==> flow/design.v <==
module PPU (
    input clk,
    input rst,
    input i_en,
    input [32-1:0] data_in,
    input [11:0] scaling_factor,
    output logic[6:0] data_out,
    output logic valid,
    output logic [31:0] data_in_out
);
logic [32 - 1:0] relu_out;
logic [32:0] data_shift;
logic [7:0] data_quant;
logic [8:0] data_temp;
always @(*) begin
    relu_out = (data_in[32 - 1])? 32'd0 : data_in;
    /*verilator lint_off WIDTHEXPAND*/
    /*verilator lint_off WIDTHTRUNC*/
    data_shift = ({relu_out, 1'b0} / scaling_factor);
    /*verilator lint_on WIDTHTRUNC*/
    /*verilator lint_on WIDTHEXPAND*/
    data_temp = (data_shift > 127)? 254 : data_shift[8:0] + {8'b0, data_shift[0]};
end
always @(posedge clk) begin
    if(rst) begin
        valid <= 1'd0;
        data_out <= 7'd0;
        data_in_out <= 32'd0;
    end
    else begin
        valid <= i_en;
        data_out <= (i_en)? data_temp[7:1] : 7'd0;
        data_in_out <= data_in;
    end
end
endmodule
From RTL to reports: PPU
The steps from the RTL of PPU to its reports follow in flow order.
Lines are those of the file above, counted from 1.
{"block": "inputs", "top": "PPU", "clk_port": "clk", "lib": "sky130hd", "lib_corner": "tt_025C_1v80"}

Elaborated design
Source: Yosys, flattened and elaborated, memories not mapped. Widths are those after wreduce. Registers that Yosys merges into a memory's read port (data or address) are not register bits. Print and check cells do not count. Equal cells are merged and count once.
{"block": "word_totals", "register_bits": 40, "inputBits": 47, "out_inout_bits": 40, "elab_cells": 10}
{"block": "op_classes", "n_addsub": 1, "div": 1, "cmp": 1, "muxes": 2, "logic": 1, "n_reduce_logical": 1}
{"block": "op_table", "cell": "divider 33 x 12 -> 33 bit", "count": 1}
{"block": "op_table", "cell": "> comparator 33 x 7 -> 1 bit with constant B", "count": 1}
{"block": "op_table", "cell": "2-to-1 mux 31 bit", "count": 1}
{"block": "op_table", "cell": "adder 8 x 1 -> 8 bit", "count": 1}
{"block": "op_table", "cell": "2-to-1 mux 8 bit", "count": 1}
{"block": "op_table", "cell": "OR reduction 2 bit", "count": 1}
{"block": "op_table", "cell": "NOT 1 bit", "count": 1}

Depth
Longest topological path by Yosys (ltp), each cell counted once; first at word level (registers and memories cut), then after technology mapping (sequential cells cut; the memories' decode and read muxes count).
{"block": "logic_depth", "ltp_word": 4, "abc_area": 0, "ltp_mapped": 495, "depth_no_buf": 450}

After synthesis
The flow's flattened synthesis, as Yosys stat reports it; memories are mapped. The netlist is that of the ABC_AREA named above (0 if unset); the other value can give another one.
The area totals of this step are shown rounded.
{"block": "by_type", "cell_type": "sky130_fd_sc_hd__ha_1", "count": 331, "type_area_um2": 4.14E+03}
{"block": "by_type", "cell_type": "sky130_fd_sc_hd__o21a_1", "count": 206, "type_area_um2": 1.55E+03}
{"block": "by_type", "cell_type": "sky130_fd_sc_hd__nor2_1", "count": 324, "type_area_um2": 1.22E+03}
{"block": "by_type", "cell_type": "sky130_fd_sc_hd__nor3_1", "count": 238, "type_area_um2": 1.19E+03}
{"block": "by_type", "cell_type": "sky130_fd_sc_hd__nand2_1", "count": 281, "type_area_um2": 1.05E+03}
{"block": "by_type", "cell_type": "sky130_fd_sc_hd__a21oi_1", "count": 201, "type_area_um2": 1.01E+03}
{"block": "by_type", "cell_type": "sky130_fd_sc_hd__xnor2_1", "count": 109, "type_area_um2": 954.666}
{"block": "by_type", "cell_type": "sky130_fd_sc_hd__dfxtp_1", "count": 40, "type_area_um2": 800.768}
{"block": "by_type", "cell_type": "sky130_fd_sc_hd__o21ai_0", "count": 157, "type_area_um2": 785.754}
{"block": "by_type", "cell_type": "sky130_fd_sc_hd__o31ai_1", "count": 93, "type_area_um2": 698.17}
{"block": "by_type", "cell_type": "sky130_fd_sc_hd__a21o_1", "count": 91, "type_area_um2": 683.155}
{"block": "by_type", "cell_type": "sky130_fd_sc_hd__mux2_2", "count": 60, "type_area_um2": 675.648}
{"block": "by_type", "cell_type": "sky130_fd_sc_hd__xor2_1", "count": 77, "type_area_um2": 674.397}
{"block": "by_type", "cell_type": "sky130_fd_sc_hd__nor2b_1", "count": 94, "type_area_um2": 588.064}
{"block": "by_type", "cell_type": "sky130_fd_sc_hd__nand3_1", "count": 69, "type_area_um2": 345.331}
{"block": "by_type", "cell_type": "sky130_fd_sc_hd__or2_2", "count": 54, "type_area_um2": 337.824}
{"block": "by_type", "cell_type": "sky130_fd_sc_hd__nand4_1", "count": 53, "type_area_um2": 331.568}
{"block": "by_type", "cell_type": "sky130_fd_sc_hd__o211ai_1", "count": 43, "type_area_um2": 322.81}
Other cell types: 120; their cells: 837.
{"block": "mapped", "stdcells": 3358, "yosys_area_um2": 23750, "seq_area_um2": 800.8, "flip_flops": 40, "buf_cells": 81}

Path before layout
Path of least setup slack by OpenSTA after synthesis, without wires, with an ideal clock, recovery checks aside; 20% of the period is set as input and as output delay. Where synthesis merged equal registers, the netlist keeps one of their names.
{"block": "synth_timing", "path_kind": "input to register", "start": "in scaling_factor[0]", "end": "reg data_out[0]", "period_ps": 120000, "input_delay_ps": 24000, "setup_time_ps": 70, "launch_ps": 24000, "t_arrival_ps": 118673, "t_required_ps": 119930, "setup_slack_ps": 1257, "delay_ps": 94743, "stages": 474, "n_path_buf": 48, "period_less_setup_slack_ps": 118743}
"delay_ps" = arrival - input delay + setup time.
"stages": output pins that drive a net of the path, with the launching flip-flop's if there is one; two outputs of one cell count as two.
"period_less_setup_slack_ps" is the clock period less the worst setup slack; recovery checks do not enter. This is arithmetic on one report: input and output delays are still those of the set period (20% each).
Between the ends stands the longest chain of elaborated cells between them, by number of cells; it is not shown to be the way that was timed. Of several equally long chains one is given.
Each line given opens the expression or statement behind the cell; cells for indexed reads and writes are added by Yosys, which also makes memories of some case tables.
{"block": "synth_between", "cell_sequence": "sky130_fd_sc_hd__inv_1 -> sky130_fd_sc_hd__ha_1 -> sky130_fd_sc_hd__or4_1 -> sky130_fd_sc_hd__nor4_1 -> sky130_fd_sc_hd__a211oi_1 -> sky130_fd_sc_hd__inv_1 -> sky130_fd_sc_hd__ha_1 -> sky130_fd_sc_hd__o211ai_1 -> sky130_fd_sc_hd__a21oi_1 -> sky130_fd_sc_hd__o21a_1 -> sky130_fd_sc_hd__ha_1 -> sky130_fd_sc_hd__o21a_1 -> sky130_fd_sc_hd__nor4_1 -> sky130_fd_sc_hd__or3_1 -> sky130_fd_sc_hd__buf_2 -> sky130_fd_sc_hd__nor2_1 -> sky130_fd_sc_hd__or2_2 -> sky130_fd_sc_hd__ha_1 -> (+438 left out) -> sky130_fd_sc_hd__ha_1 -> sky130_fd_sc_hd__nor2b_1 -> sky130_fd_sc_hd__o21a_1 -> sky130_fd_sc_hd__o21ai_0 -> sky130_fd_sc_hd__nand2b_1 -> sky130_fd_sc_hd__a21oi_1 -> sky130_fd_sc_hd__o21ai_0 -> sky130_fd_sc_hd__a21oi_1 -> sky130_fd_sc_hd__nor2b_1 -> sky130_fd_sc_hd__o21ai_0 -> sky130_fd_sc_hd__o22ai_1 -> sky130_fd_sc_hd__or4_1 -> sky130_fd_sc_hd__o32ai_2 -> sky130_fd_sc_hd__o2111ai_2 -> sky130_fd_sc_hd__ha_1 -> sky130_fd_sc_hd__or2_2 -> sky130_fd_sc_hd__o21a_1 -> sky130_fd_sc_hd__a21oi_1", "elab_chain_cells": 3, "cone_cells": 4, "cone_lines": 2, "classes_between": "1 x add/sub; 1 x div; 1 x compare; 1 x mux"}
{"block": "synth_lines", "item": "from (decl)", "line": 6, "source": "input [11:0] scaling_factor,"}
{"block": "synth_lines", "item": "divider 33 x 12 -> 33 bit", "line": 19, "source": "data_shift = ({relu_out, 1'b0} / scaling_factor);"}
{"block": "synth_lines", "item": "adder 8 x 1 -> 8 bit", "line": 22, "source": "data_temp = (data_shift > 127)? 254 : data_shift[8:0] + {8'b0, data_shift[0]};"}
{"block": "synth_lines", "item": "2-to-1 mux 8 bit", "line": 22}
{"block": "synth_lines", "item": "to (assign)", "line": 27, "source": "data_out <= 7'd0;"}
{"block": "synth_lines", "item": "to (assign)", "line": 32, "source": "data_out <= (i_en)? data_temp[7:1] : 7'd0;"}
{"block": "synth_lines", "item": "to (decl)", "line": 7, "source": "output logic[6:0] data_out,"}

Worst path after layout
From the final timing report of stored run 1: the path of least setup slack in the routed layout; clock arrival at registers is part of the times.
The path's times are printed in steps of 10 ps; the period is the one set.
{"block": "layout_timing", "path_kind": "input to register", "start": "in scaling_factor[10]", "end": "reg data_out[1]", "period_ps": 115000, "input_delay_ps": 23000, "setup_time_ps": 70, "launch_ps": 23000, "t_arrival_ps": 111950, "t_required_ps": 115240, "setup_slack_ps": 3290, "stages": 451, "n_path_buf": 16}
Between the ends stands the longest chain of elaborated cells between them, by number of cells; it is not shown to be the way that was timed. Of several equally long chains one is given.
{"block": "layout_between", "cell_sequence": "sky130_fd_sc_hd__clkdlybuf4s50_1 -> sky130_fd_sc_hd__nor4_4 -> sky130_fd_sc_hd__buf_4 -> sky130_fd_sc_hd__nand4_1 -> sky130_fd_sc_hd__a211oi_1 -> sky130_fd_sc_hd__inv_1 -> sky130_fd_sc_hd__ha_1 -> sky130_fd_sc_hd__o211ai_1 -> sky130_fd_sc_hd__nand2_1 -> sky130_fd_sc_hd__o211a_1 -> sky130_fd_sc_hd__a21oi_1 -> sky130_fd_sc_hd__ha_2 -> sky130_fd_sc_hd__o21a_1 -> sky130_fd_sc_hd__o21ai_2 -> sky130_fd_sc_hd__or3_4 -> sky130_fd_sc_hd__or3_1 -> sky130_fd_sc_hd__nand2_1 -> sky130_fd_sc_hd__ha_1 -> (+415 left out) -> sky130_fd_sc_hd__ha_1 -> sky130_fd_sc_hd__nor2b_1 -> sky130_fd_sc_hd__o21a_1 -> sky130_fd_sc_hd__o21ai_0 -> sky130_fd_sc_hd__nand2b_1 -> sky130_fd_sc_hd__a21oi_1 -> sky130_fd_sc_hd__o21ai_0 -> sky130_fd_sc_hd__a21oi_1 -> sky130_fd_sc_hd__nor2b_1 -> sky130_fd_sc_hd__o21ai_2 -> sky130_fd_sc_hd__o22ai_1 -> sky130_fd_sc_hd__or4_1 -> sky130_fd_sc_hd__o32ai_4 -> sky130_fd_sc_hd__o2111ai_4 -> sky130_fd_sc_hd__ha_4 -> sky130_fd_sc_hd__or2_2 -> sky130_fd_sc_hd__o21a_1 -> sky130_fd_sc_hd__a21oi_1", "elab_chain_cells": 3, "cone_cells": 4, "cone_lines": 2, "classes_between": "1 x add/sub; 1 x div; 1 x compare; 1 x mux"}
{"block": "layout_lines", "item": "from (decl)", "line": 6, "source": "input [11:0] scaling_factor,"}
{"block": "layout_lines", "item": "divider 33 x 12 -> 33 bit", "line": 19, "source": "data_shift = ({relu_out, 1'b0} / scaling_factor);"}
{"block": "layout_lines", "item": "adder 8 x 1 -> 8 bit", "line": 22, "source": "data_temp = (data_shift > 127)? 254 : data_shift[8:0] + {8'b0, data_shift[0]};"}
{"block": "layout_lines", "item": "2-to-1 mux 8 bit", "line": 22}
{"block": "layout_lines", "item": "to (assign)", "line": 27, "source": "data_out <= 7'd0;"}
{"block": "layout_lines", "item": "to (assign)", "line": 32, "source": "data_out <= (i_en)? data_temp[7:1] : 7'd0;"}
{"block": "layout_lines", "item": "to (decl)", "line": 7, "source": "output logic[6:0] data_out,"}

Below are 3 stored runs of the flow (Yosys, OpenROAD; platform sky130hd) on PPU, each with its settings and what was measured, unordered. Constraints: input delay and output delay 20% of the set period each, output load 0.01 pF.
"period_reached_ps" = clock period - worst setup slack. The figure is calculated, with input and output delays left at 20% of the set period.
The results are shown rounded.

{"run": "stored run 1", "settings": { "CORE_UTILIZATION": 69, "period_ns": 115.0, "CAP_MARGIN": 20, "CORE_MARGIN": 2, "SLEW_MARGIN": 20 }, "results": { "synth_chip_area_um2": 23750, "die_area_um2": 35920, "layout_stdcell_area_um2": 27460, "fin_ws_ps": 3292, "timing.hold.ws_ps": 23270, "period_reached_ps": 111707 }}
{"run": "stored run 2", "settings": { "CORE_ASPECT_RATIO": 1.15, "CTS_CLUSTER_DIAMETER": 279, "CTS_CLUSTER_SIZE": 10, "HOLD_SLACK_MARGIN": 0.14, "MAX_ROUTING_LAYER": "met4", "MIN_ROUTING_LAYER": "met1", "PLACE_DENSITY": 0.79, "SETUP_SLACK_MARGIN": 5.0, "SLEW_MARGIN": 25, "TNS_END_PERCENT": 65, "period_ns": 205.0, "CAP_MARGIN": 20, "CORE_MARGIN": 2, "CORE_UTILIZATION": 40 }, "results": { "synth_chip_area_um2": 23750, "die_area_um2": 61340, "layout_stdcell_area_um2": 25520, "fin_ws_ps": 60290, "timing.hold.ws_ps": 41270, "period_reached_ps": 144706 }}
{"run": "stored run 3", "settings": { "CTS_CLUSTER_DIAMETER": 279, "CTS_CLUSTER_SIZE": 10, "PLACE_DENSITY": 0.79, "SLEW_MARGIN": 30, "period_ns": 205.0, "CAP_MARGIN": 20, "CORE_MARGIN": 2, "CORE_UTILIZATION": 40 }, "results": { "synth_chip_area_um2": 23750, "die_area_um2": 61340, "layout_stdcell_area_um2": 25560, "fin_ws_ps": 60140, "timing.hold.ws_ps": 41220, "period_reached_ps": 144856 }}
